==> flow/design.v <==
module gift_shop_part1(
    input clk, 
    input rst,
    input [31:0] data_in,   
    input valid_in,         
    output ready,       
    output reg finished,
    output reg [63:0] result
);
    localparam LENGTH = 34; 
    localparam HEX_LENGTH = 40;
    reg [1:0] word_cnt;
    reg [79:0] range_buffer;
    reg range_ready;
    wire [HEX_LENGTH-1:0] range_start_in;
    wire [HEX_LENGTH-1:0] range_end_in;
    assign range_start_in = range_buffer[79:40];
    assign range_end_in = range_buffer[39:0];
    assign ready = !rst;  
    reg stage1_valid;
    reg [HEX_LENGTH-1:0] stage1_range_start;
    reg [HEX_LENGTH-1:0] stage1_range_end;
    reg [31:0] stage1_start_len;
    reg [31:0] stage1_end_len;
    reg stage2_valid;
    reg [HEX_LENGTH-1:0] stage2_range_start;
    reg [HEX_LENGTH-1:0] stage2_range_end;
    reg [31:0] stage2_start_len;
    reg stage3_valid;
    reg [39:0] stage3_high_nibbles_start, stage3_high_nibbles_end;
    reg [39:0] stage3_low_nibbles_start,  stage3_low_nibbles_end;
    reg [31:0] stage3_half_len;
    reg stage4_valid;
    reg [31:0] stage4_half_len;
    reg [319:0] stage4_t_fstart, stage4_t_fend;
    reg [319:0] stage4_t_sstart, stage4_t_send;
    reg stage5_valid;
    reg [31:0] stage5_half_len;
    reg [159:0] stage5_L1_fstart, stage5_L1_fend;
    reg [159:0] stage5_L1_sstart, stage5_L1_send;
    reg stage6_valid;
    reg [31:0] stage6_half_len;
    reg [31:0] stage6_f_start, stage6_f_end;
    reg [31:0] stage6_s_start, stage6_s_end;
    reg stage7_valid;
    reg stage7_range_valid;
    reg [31:0] stage7_half_start;
    reg [31:0] stage7_half_end;
    reg [31:0] stage7_half_len;
    wire [31:0] stage2_half_len_wire;
    reg stage8_valid;
    reg stage8_range_valid;
    reg [31:0] stage8_mul_const;
    reg [31:0] stage8_sum_const;
    reg [31:0] stage8_addition;
    reg [31:0] stage8_half_len;
    wire [31:0] stage7_sub_const;
    reg stage10_valid, stage10_range_valid;
    reg [63:0] stage10_prod_mid;    
    reg [31:0] stage10_addition_q; 
    reg [31:0] stage10_half_len_q;
    reg stage9_valid, stage9_range_valid;
    reg [63:0] stage9_prod_partial;
    reg [31:0] stage9_addition_q;
    reg [31:0] stage9_half_len_q;
    reg [63:0] stage12_factor;
    reg  stage11_valid;
    reg stage11_range_valid;
    reg [63:0] stage11_immediate_sum;
    reg [31:0] stage11_half_len;
    reg stage12_valid, stage12_range_valid;
    reg [63:0] stage12_immediate_sum;
    reg stage13_valid, stage13_range_valid;
    reg [63:0] stage13_prod_partial;
    reg stage14_valid;
    reg stage14_range_valid;
    reg [63:0] stage14_result;
    reg [63:0] sum;
    reg [31:0] ranges_completed;
    function [31:0] length;
        input [HEX_LENGTH-1:0] number;
        begin
            if(number[39:36] != 0) length = 32'd10;
            else if(number[35:32] != 0) length = 32'd9;
            else if(number[31:28] != 0) length = 32'd8;
            else if(number[27:24] != 0) length = 32'd7;
            else if(number[23:20] != 0) length = 32'd6;
            else if(number[19:16] != 0) length = 32'd5;
            else if(number[15:12] != 0) length = 32'd4;
            else if(number[11:8] != 0) length = 32'd3;
            else if(number[7:4] != 0) length = 32'd2;
            else length = 32'd1;
        end
    endfunction
    function [319:0] extract_decimal_stage1; 
        input [39:0] bcd;
        input [31:0] num_digits;
        reg [31:0] t0, t1, t2, t3, t4, t5, t6, t7, t8, t9;
        begin
            t0 = (num_digits >= 1) ? bcd[3:0] : 32'd0;
            t1 = (num_digits >= 2) ? bcd[7:4] * 10 : 32'd0;
            t2 = (num_digits >= 3) ? bcd[11:8] * 100 : 32'd0;
            t3 = (num_digits >= 4) ? bcd[15:12] * 1000 : 32'd0;
            t4 = (num_digits >= 5) ? bcd[19:16] * 10000 : 32'd0;
            t5 = (num_digits >= 6) ? bcd[23:20] * 100000 : 32'd0;
            t6 = (num_digits >= 7) ? bcd[27:24] * 1000000 : 32'd0;
            t7 = (num_digits >= 8) ? bcd[31:28] * 10000000 : 32'd0;
            t8 = (num_digits >= 9) ? bcd[35:32] * 100000000 : 32'd0;
            t9 = (num_digits >= 10) ? bcd[39:36] * 1000000000 : 32'd0;
            extract_decimal_stage1 = {t9, t8, t7, t6, t5, t4, t3, t2, t1, t0};
        end
    endfunction
    function [159:0] extract_decimal_stage2; 
        input [319:0] stage1_output;  
        reg [31:0] t0, t1, t2, t3, t4, t5, t6, t7, t8, t9;
        reg [31:0] sum_L1_0, sum_L1_1, sum_L1_2, sum_L1_3, sum_L1_4;
        begin
            t0 = stage1_output[31:0];
            t1 = stage1_output[63:32];
            t2 = stage1_output[95:64];
            t3 = stage1_output[127:96];
            t4 = stage1_output[159:128];
            t5 = stage1_output[191:160];
            t6 = stage1_output[223:192];
            t7 = stage1_output[255:224];
            t8 = stage1_output[287:256];
            t9 = stage1_output[319:288];
            sum_L1_0 = t0 + t1;
            sum_L1_1 = t2 + t3;
            sum_L1_2 = t4 + t5;
            sum_L1_3 = t6 + t7;
            sum_L1_4 = t8 + t9;
            extract_decimal_stage2 = {sum_L1_4, sum_L1_3, sum_L1_2, sum_L1_1, sum_L1_0};
        end
    endfunction
    function [31:0] extract_decimal_stage3;
        input [159:0] stage2_output; 
        reg [31:0] sum_L1_0, sum_L1_1, sum_L1_2, sum_L1_3, sum_L1_4;
        reg [31:0] sum_L2_0, sum_L2_1, sum_L2_2;
        begin
            sum_L1_0 = stage2_output[31:0];
            sum_L1_1 = stage2_output[63:32];
            sum_L1_2 = stage2_output[95:64];
            sum_L1_3 = stage2_output[127:96];
            sum_L1_4 = stage2_output[159:128];
            sum_L2_0 = sum_L1_0 + sum_L1_1;
            sum_L2_1 = sum_L1_2 + sum_L1_3;
            sum_L2_2 = sum_L1_4;
            extract_decimal_stage3 = sum_L2_0 + sum_L2_1 + sum_L2_2;
        end
    endfunction
    function [63:0] power_ten;
        input [31:0] exp;
        begin
            case(exp)
                0: power_ten = 64'd1;
                1: power_ten = 64'd10;
                2: power_ten = 64'd100;
                3: power_ten = 64'd1000;
                4: power_ten = 64'd10000;
                5: power_ten = 64'd100000;
                default: power_ten = 64'd1;
            endcase
        end
    endfunction
    localparam CHUNK1 = 2'd0;
    localparam CHUNK2 = 2'd1;
    localparam CHUNK3 = 2'd2;
    always @(posedge clk) begin
        if (rst) begin
            word_cnt <= 0;
            range_ready <= 0;
        end else begin
            range_ready <= 0;
            if (valid_in && ready) begin
                case(word_cnt)
                    CHUNK1: begin
                        range_buffer[31:0] <= data_in;
                        word_cnt <= 2'd1;
                    end
                    CHUNK2: begin
                        range_buffer[63:32] <= data_in;
                        word_cnt <= 2'd2;
                    end
                    CHUNK3: begin
                        range_buffer[79:64] <= data_in[15:0];
                        range_ready <= 1;
                        word_cnt <= 2'd0;
                    end
                endcase
            end
        end
    end
    always @(posedge clk) begin
        if (rst) begin
            stage1_valid <= 0;
        end else begin
            if (range_ready) begin
                stage1_valid <= 1;
                stage1_range_start <= range_start_in;
                stage1_range_end <= range_end_in;
                stage1_start_len <= length(range_start_in);
                stage1_end_len <= length(range_end_in);
            end else begin
                stage1_valid <= 0;
            end
        end
    end
    always @(posedge clk) begin
        if (rst) begin
            stage2_valid <= 0;
        end else begin
            if (stage1_valid) begin
                if (stage1_start_len[0] == 1'b1 && stage1_end_len[0] == 1'b1 && 
                    stage1_start_len >= stage1_end_len) begin
                    stage2_range_start <= 40'h0000000002;
                    stage2_range_end <= 40'h0000000001;
                    stage2_start_len <= 32'd2;
                    stage2_valid <= 1;
                end else begin
                    if (stage1_start_len[0] == 1'b1) begin
                        stage2_range_start <= 40'h1 << (stage1_start_len << 2);
                        stage2_start_len <= stage1_start_len + 1;
                    end else begin
                        stage2_range_start <= stage1_range_start;
                        stage2_start_len <= stage1_start_len;
                    end
                    if (stage1_end_len[0] == 1'b1) begin 
                        stage2_range_end <= 40'h9999999999;
                    end else begin
                        stage2_range_end <= stage1_range_end;
                    end
                    stage2_valid <= 1;
                end
            end else begin
                stage2_valid <= 0;
            end
        end
    end
    assign stage2_half_len_wire = stage2_start_len >> 1;
    always @(posedge clk) begin
        if (rst) begin
            stage3_valid <= 0;
        end else begin
            stage3_valid <= stage2_valid;
            if (stage2_valid) begin
                stage3_half_len <= stage2_half_len_wire;
                stage3_high_nibbles_start <= stage2_range_start >> (stage2_half_len_wire << 2);
                stage3_high_nibbles_end <= stage2_range_end >> (stage2_half_len_wire << 2);
                stage3_low_nibbles_start <= stage2_range_start;
                stage3_low_nibbles_end <= stage2_range_end;
            end
        end
    end
    always @(posedge clk) begin
        if (rst) begin
            stage4_valid <= 0;
        end else begin
            stage4_valid <= stage3_valid;
            if (stage3_valid) begin
                stage4_half_len <= stage3_half_len;
                stage4_t_fstart <= extract_decimal_stage1(stage3_high_nibbles_start, stage3_half_len);
                stage4_t_fend <= extract_decimal_stage1(stage3_high_nibbles_end, stage3_half_len);
                stage4_t_sstart <= extract_decimal_stage1(stage3_low_nibbles_start, stage3_half_len);
                stage4_t_send <= extract_decimal_stage1(stage3_low_nibbles_end, stage3_half_len);
            end
        end
    end
    always @(posedge clk) begin
        if (rst) begin
            stage5_valid <= 0;
        end else begin
            stage5_valid <= stage4_valid;
            if (stage4_valid) begin
                stage5_half_len <= stage4_half_len;
                stage5_L1_fstart <= extract_decimal_stage2(stage4_t_fstart);
                stage5_L1_fend <= extract_decimal_stage2(stage4_t_fend);
                stage5_L1_sstart <= extract_decimal_stage2(stage4_t_sstart);
                stage5_L1_send <= extract_decimal_stage2(stage4_t_send);
            end
        end
    end
    always @(posedge clk) begin
        if (rst) begin
            stage6_valid <= 0;
        end else begin
            stage6_valid <= stage5_valid;
            if (stage5_valid) begin
                stage6_half_len <= stage5_half_len;
                stage6_f_start <= extract_decimal_stage3(stage5_L1_fstart);
                stage6_f_end <= extract_decimal_stage3(stage5_L1_fend);
                stage6_s_start <= extract_decimal_stage3(stage5_L1_sstart);
                stage6_s_end <= extract_decimal_stage3(stage5_L1_send);
            end
        end
    end
    always @(posedge clk) begin
        if (rst) begin
            stage7_valid <= 0;
            stage7_range_valid <= 0;
        end else begin
            stage7_valid <= stage6_valid;
            stage7_range_valid <= stage6_valid;
            if (stage6_valid) begin
                stage7_half_len <= stage6_half_len;
                stage7_half_start <= (stage6_s_start > stage6_f_start) ? (stage6_f_start + 1) : stage6_f_start;
                stage7_half_end <= (stage6_s_end < stage6_f_end) ? (stage6_f_end - 1) : stage6_f_end;
            end
        end
    end 
    assign stage7_sub_const = stage7_half_end - stage7_half_start;
    always @(posedge clk) begin
        if (rst) begin
            stage8_valid <= 0;
            stage8_range_valid <= 0;
        end else begin
            stage8_range_valid <= stage7_range_valid;
            if (stage7_valid && (stage7_half_end >= stage7_half_start)) begin
                stage8_sum_const <= stage7_half_start + stage7_half_end;
                stage8_half_len <= stage7_half_len;
                if (stage7_sub_const[0]) begin
                    stage8_addition <= 0;
                    stage8_mul_const <= (stage7_sub_const >> 1) + 1;
                end else begin
                    stage8_addition <= (stage7_half_start + stage7_half_end) >> 1;
                    stage8_mul_const <= stage7_sub_const >> 1;
                end
                stage8_valid <= 1;
            end else begin
                stage8_valid <= 0;
            end
        end
    end
    always @(posedge clk) begin
        if (rst) begin
            stage9_valid <= 0;
            stage9_range_valid <= 0;
        end else begin
            stage9_valid <= stage8_valid;
            stage9_range_valid <= stage8_range_valid;
            if (stage8_valid) begin
                stage9_prod_partial <= stage8_mul_const * stage8_sum_const;
                stage9_addition_q <= stage8_addition;
                stage9_half_len_q <= stage8_half_len;
            end
        end
    end
    always @(posedge clk) begin
        if (rst) begin
            stage10_valid <= 0;
            stage10_range_valid <= 0;
        end else begin
            stage10_valid <= stage9_valid;
            stage10_range_valid <= stage9_range_valid;
            if (stage9_valid) begin
                stage10_prod_mid <= stage9_prod_partial;
                stage10_addition_q <= stage9_addition_q;
                stage10_half_len_q <= stage9_half_len_q;
            end
        end
    end
    always @(posedge clk) begin
        if (rst) begin
            stage11_valid <= 0;
            stage11_range_valid <= 0;
        end else begin
            stage11_valid <= stage10_valid;
            stage11_range_valid <= stage10_range_valid;
            if (stage10_valid) begin
                stage11_immediate_sum <= stage10_prod_mid + stage10_addition_q;
                stage11_half_len <= stage10_half_len_q;
            end
        end
    end
    always @(posedge clk) begin
        if(rst) begin
            stage12_valid <= 0;
            stage12_range_valid <= 0;
        end else begin
            stage12_valid <= stage11_valid;
            stage12_range_valid <= stage11_range_valid;
            stage12_immediate_sum <= stage11_immediate_sum;
            stage12_factor <= power_ten(stage11_half_len) + 1;
        end
    end
    always @(posedge clk) begin
        if (rst) begin
            stage13_valid <= 0;
            stage13_range_valid <= 0;
        end else begin
            stage13_valid <= stage12_valid;
            stage13_range_valid <= stage12_range_valid;
            if (stage12_valid) begin
                stage13_prod_partial <= stage12_immediate_sum * stage12_factor;
            end
        end
    end
    always @(posedge clk) begin
        if (rst) begin
            stage14_valid <= 0;
            stage14_range_valid <= 0;
        end else begin
            stage14_valid <= stage13_valid;
            stage14_range_valid <= stage13_range_valid;
            if (stage13_valid) begin
                stage14_result <= stage13_prod_partial;
            end
        end
    end
    always @(posedge clk) begin
        if (rst) begin
            sum <= 0;
            finished <= 0;
            result <= 0;
            ranges_completed <= 0;
        end else begin
            if (stage14_valid) begin
                sum <= sum + stage14_result;
            end
            if (stage14_range_valid) begin
                ranges_completed <= ranges_completed + 1;
            end
            if (ranges_completed == LENGTH - 1 && stage14_range_valid && !finished) begin
                finished <= 1;
                result <= sum + (stage14_valid ? stage14_result : 64'd0);
            end
        end
    end
endmodule
==> reports on gift_shop_part1 <==
Step by step through the tools: gift_shop_part1:

Each step is given for the RTL above and for the edited RTL.
"original" refers to lines of the RTL above, "edited" to lines of the edited file.
"change": "edited" minus "original" as printed here.
Operators: Yosys type, input widths -> output width; for muxes data width and select width s.
Library cell names are shortened.
The mark - stands for no value.

* top module: gift_shop_part1
* clock: clk
* library: sky130hd
* corner: tt_025C_1v80

The edit:

The edit as a unified diff against the file above.
The edited RTL no longer does the same as the RTL above: the edit was made by script, with no optimisation intended.

```diff
@@ -255,7 +255,5 @@
     always @(posedge clk) begin
         if (rst) begin
-            stage4_valid <= 0;
-        end else begin
-            stage4_valid <= stage3_valid;
+        end else begin
             if (stage3_valid) begin
                 stage4_half_len <= stage3_half_len;
@@ -267,4 +265,5 @@
         end
     end
+    always @(*) stage4_valid = stage3_valid;
     always @(posedge clk) begin
         if (rst) begin
```

Elaborated design:

Yosys after proc, flatten, opt, wreduce and memory -nomap, before mapping. Memory bits, and registers merged into a memory's read port (data or address), are not among the register bits. Print and check cells are not counted. Equal cells are merged and count once.

Word-level totals
* bits in registers: original 3384, edited 3383, change -1
* output and inout port bits: original 66, edited 66, change 0

Cells by class
* multiply operators: original 38, edited 38, change 0
* reduce/logical cells: original 51, edited 50, change -1
* equal/unequal tests: original 8, edited 8, change 0
* $lt $le $gt $ge: original 14, edited 14, change 0
* shift operators: original 3, edited 3, change 0
* multiplexer cells: original 30, edited 30, change 0
* add/subtract/negate cells: original 47, edited 47, change 0
* bitwise logic cells: original 2, edited 2, change 0

Operators with widths
* $reduce_and 2->1: original 14, edited 13, change -1
* $add 32x32->32: original 33, edited 33, change 0
* $reduce_bool 4->1: original 18, edited 18, change 0
* $mux 2: original 8, edited 8, change 0
* $mux 3: original 8, edited 8, change 0
* $logic_and 1x1->1: original 6, edited 6, change 0
* $add 4x32->32: original 4, edited 4, change 0
* $ge 31x3->1 const B: original 4, edited 4, change 0
* $mul 4x10->14 const B: original 4, edited 4, change 0
* $mul 4x12->16 const B: original 4, edited 4, change 0
* $mul 4x14->18 const B: original 4, edited 4, change 0
* $mul 4x17->21 const B: original 4, edited 4, change 0
* $mul 4x19->23 const B: original 4, edited 4, change 0
* $mul 4x21->23 const B: original 4, edited 4, change 0
* $mul 4x3->7 const B: original 4, edited 4, change 0
* $mul 4x5->9 const B: original 4, edited 4, change 0
* $mul 4x7->11 const B: original 4, edited 4, change 0
* $mux 1: original 4, edited 4, change 0
* $add 32x1->32 const B: original 3, edited 3, change 0
* $ge 31x4->1 const B: original 3, edited 3, change 0
* $mux 32: original 3, edited 3, change 0
* $reduce_and 3->1: original 3, edited 3, change 0
* $add 64x64->64: original 2, edited 2, change 0
* $eq 31x2->1 const B: original 2, edited 2, change 0
* $eq 31x3->1 const B: original 2, edited 2, change 0
* $ge 31x2->1 const B: original 2, edited 2, change 0
* $ge 32x32->1: original 2, edited 2, change 0
* $logic_not 1->1: original 2, edited 2, change 0

Not every row of either side is listed.

Logic depth:

Depth = most cells in a row (Yosys ltp): at word level without a register or memory, in the mapped netlist without a sequential cell, where the memories' decode and read muxes count.

Depth
* word-level depth: original 9, edited 9, change 0
* ABC_AREA: original 0, edited 0
* depth in mapped cells: original 33, edited 35, change +2

Mapped cells and area:

The flow's flattened synthesis, as Yosys stat reports it; memories are mapped. The netlist is that of the ABC_AREA named above (0 if unset); the other value can give another one.

Mapped netlist
* standard cells after synthesis: original 18121, edited 17908, change -213
* area of sequential cells (mm^2): original 0.0669943, edited 0.0669742, change -0.0000201
* flip-flops: original 2293, edited 2292, change -1
* synthesis area (mm^2): original 0.1943489, edited 0.1929288, change -0.0014201
* buffer cells: original 589, edited 580, change -9

Cells by type
* o21ai_0: original 443, edited 365, change -78
* and2_1: original 1253, edited 1292, change +39
* xor2_1: original 304, edited 276, change -28
* nand3_1: original 202, edited 175, change -27
* a211oi_1: original 100, edited 73, change -27
* o21ai_1: original 14, edited 41, change +27
* or3_1: original 67, edited 41, change -26
* a21oi_1: original 808, edited 783, change -25
* nor4_1: original 63, edited 38, change -25
* nor2_1: original 981, edited 1005, change +24
* o21bai_1: original 146, edited 168, change +22
* a21boi_0: original 39, edited 61, change +22
* xnor2_1: original 757, edited 775, change +18
* a31oi_1: original 104, edited 88, change -16
* and3_1: original 104, edited 88, change -16
* o211ai_1: original 32, edited 17, change -15
* nand4_1: original 99, edited 87, change -12
* o31ai_1: original 29, edited 17, change -12

Not every row of either side is listed.

Path before layout:

OpenSTA on the mapped netlist: ideal clock, no wires. The path of least setup slack (recovery checks aside). Input and output delay are each 20% of the period. Register names are those of the netlist, which keeps one name where synthesis merged equal registers.

Path after synthesis
* path type: original input-to-reg, edited input-to-reg
* start point: original in rst, edited in rst
* end point: original reg stage4_half_len[0], edited reg stage4_half_len[0]
* slack (ns): original -18.676, edited -34.891, change -16.215
* period (ns): original 10.0, edited 10.0, change 0.0
* arrival (ns): original 27.092, edited 42.545, change +15.453
* buffers on the path: original 2, edited 3, change +1
* path delay (ns): original 26.676, edited 42.891, change +16.215
* input delay (ns): original 2.000, edited 2.000, change 0.000
* setup time (ns): original 1.584, edited 2.346, change +0.762
* stages: original 3, edited 4, change +1
* period reached after synthesis (ns): original 28.676, edited 44.891, change +16.215

"path delay" is the arrival time less input delay plus setup time.
"stages": output pins that drive a net of the path, with the launching flip-flop's if there is one; two outputs of one cell count as two.
"period reached after synthesis" = period - worst setup slack (recovery checks aside). The figure is calculated, with input and output delays left at 20% of the set period.
Between the ends stands the longest chain of elaborated cells between them, by number of cells; it is not shown to be the way that was timed. Of several equally long chains one is given.
A line is the first line of the expression or statement that the cell stems from. Yosys adds cells for indexed reads and writes and turns some case tables into memories.

Between the ends, after synthesis, original:
* cells stage by stage: clkbuf_1 -> clkbuf_1 -> nor2b_1
* length of the longest elaborated chain: 2
* elaborated cells on any way between the ends: 2
* classes of those cells: logic: 1; reduce/logical: 1

RTL lines, path after synthesis, original
* start, declared: line 3 `input rst,`
* $not 1->1
* $reduce_and 2->1
* end, assigned: line 261 `stage4_half_len <= stage3_half_len;`

Between the ends, after synthesis, edited:
* cells stage by stage: clkbuf_1 -> clkbuf_1 -> clkbuf_1 -> nor2b_1
* length of the longest elaborated chain: 2
* elaborated cells on any way between the ends: 2
* classes of those cells: logic: 1; reduce/logical: 1

RTL lines, path after synthesis, edited
* start, declared: line 3 `input rst,`
* $not 1->1
* $reduce_and 2->1
* end, assigned: line 259 `stage4_half_len <= stage3_half_len;`

Timing after layout:

From the final timing report of each run of pair A: the path of least setup slack in the routed layout; clock arrival at registers is part of the times.

Path after layout
* path type: original reg-to-reg, edited reg-to-reg
* start point: original reg stage12_immediate_sum[11], edited reg stage12_factor[1]
* end point: original reg stage13_prod_partial[63], edited reg stage13_prod_partial[56]
* stages: original 30, edited 32, change +2
* setup time (ns): original 0.26, edited 0.25, change -0.01
* buffers on the path: original 1, edited 0, change -1
* period (ns): original 10.0, edited 10.0, change 0.0
* arrival (ns): original 10.00, edited 10.08, change +0.08
* slack (ns): original 0.59, edited 0.53, change -0.06

Between the ends stands the longest chain of elaborated cells between them, by number of cells; it is not shown to be the way that was timed. Of several equally long chains one is given.

Between the ends, after layout, original:
* cells stage by stage: edfxtp_1 -> and2_1 -> fa_1 -> inv_1 -> fa_1 -> inv_1 -> fa_1 -> fa_1 -> fa_1 -> inv_1 -> fa_1 -> inv_1 -> ha_1 -> ha_1 -> fa_1 -> fa_1 -> ha_1 -> a21o_1 -> a21oi_1 -> o21ai_0 -> a2111oi_0 -> a211oi_1 -> buf_4 -> a21oi_1 -> o21bai_1 -> a221o_1 -> a211oi_1 -> o31ai_1 -> a21oi_1 -> xnor2_1
* length of the longest elaborated chain: 1
* elaborated cells on any way between the ends: 1
* classes of those cells: mul: 1

RTL lines, path after layout, original
* start, declared: line 72 `reg [63:0] stage12_immediate_sum;`
* start, assigned: line 382 `stage12_immediate_sum <= stage11_immediate_sum;`
* $mul 64x64->64: line 394 `stage13_prod_partial <= stage12_immediate_sum * stage12_factor;`
* end, assigned: line 394
* end, declared: line 74 `reg [63:0] stage13_prod_partial;`

Between the ends, after layout, edited:
* cells stage by stage: edfxtp_1 -> nand2_1 -> fa_1 -> inv_1 -> fa_1 -> fa_1 -> fa_1 -> fa_1 -> inv_1 -> fa_1 -> inv_1 -> ha_1 -> ha_1 -> fa_1 -> inv_1 -> fa_1 -> inv_1 -> ha_1 -> a21oi_1 -> o21ai_1 -> and3_1 -> a211oi_1 -> and4_1 -> nor3_1 -> a41o_1 -> o2111ai_1 -> a21oi_1 -> a311o_1 -> a21o_1 -> a21o_1 -> a21oi_1 -> xnor2_1
* length of the longest elaborated chain: 1
* elaborated cells on any way between the ends: 1
* classes of those cells: mul: 1

RTL lines, path after layout, edited
* start, declared: line 66 `reg [63:0] stage12_factor;`
* start, assigned: line 382 `stage12_factor <= power_ten(stage11_half_len) + 1;`
* $mul 64x64->64: line 393 `stage13_prod_partial <= stage12_immediate_sum * stage12_factor;`
* end, assigned: line 393
* end, declared: line 74 `reg [63:0] stage13_prod_partial;`

Flow runs:

Both versions went through the flow (Yosys, OpenROAD) with the same settings in each pair. Constraints: input delay and output delay 20% of the set period each, output load 0.01 pF.

Flow settings, pair A:
* CORE_UTILIZATION: 40
* PLACE_DENSITY: 0.6
* period_ns: 10.0
* CAP_MARGIN: 20
* CORE_MARGIN: 2
* SLEW_MARGIN: 20

Measured results, pair A
* standard-cell area after routing (mm^2): original 0.211733, edited 0.210493, change -0.001240
* worst setup slack after layout (ns): original 0.595, edited 0.534, change -0.061
* area of the die (mm^2): original 0.491464, edited 0.487895, change -0.003569
* power consumption (mW): original 32.980, edited 32.635, change -0.345
* total negative slack (ns): original 0.000, edited 0.000, change 0.000
* worst hold slack (ns): original 0.382, edited 0.379, change -0.003
* period reached (ns): original 9.405, edited 9.466, change +0.061
* post-route utilization (%): original 43.7, edited 43.7, change 0.0
* synthesis area (mm^2): original 0.1943489, edited 0.1929288, change -0.0014201

Flow settings, pair B:
* CELL_PAD_IN_SITES_GLOBAL_PLACEMENT: 1
* CORE_UTILIZATION: 28
* CTS_CLUSTER_DIAMETER: 69
* CTS_CLUSTER_SIZE: 81
* GPL_ROUTABILITY_DRIVEN: 1
* HOLD_SLACK_MARGIN: 0.18
* PLACE_DENSITY_LB_ADDON: 0.09
* TNS_END_PERCENT: 25
* period_ns: 5.42
* CAP_MARGIN: 20
* CORE_MARGIN: 2
* SLEW_MARGIN: 20

Measured results, pair B
* standard-cell area after routing (mm^2): original 0.227463, edited 0.224682, change -0.002781
* worst setup slack after layout (ns): original -3.092, edited -3.078, change +0.014
* area of the die (mm^2): original 0.700787, edited 0.695689, change -0.005098
* power consumption (mW): original 75.892, edited 71.723, change -4.169
* total negative slack (ns): original -215.217, edited -232.625, change -17.408
* worst hold slack (ns): original 0.386, edited 0.388, change +0.002
* period reached (ns): original 8.512, edited 8.498, change -0.014
* post-route utilization (%): original 32.8, edited 32.8, change 0.0
* synthesis area (mm^2): original 0.1943489, edited 0.1929288, change -0.0014201

"period reached": clock period set for the run, less the worst setup slack. It is reckoned from that one timing run; input and output delays stay at 20% of the period that was set.
By "power consumption" is meant OpenSTA's value without simulated activity: inputs other than the clock are taken to toggle once in ten clock periods, and the tool carries that through the logic.
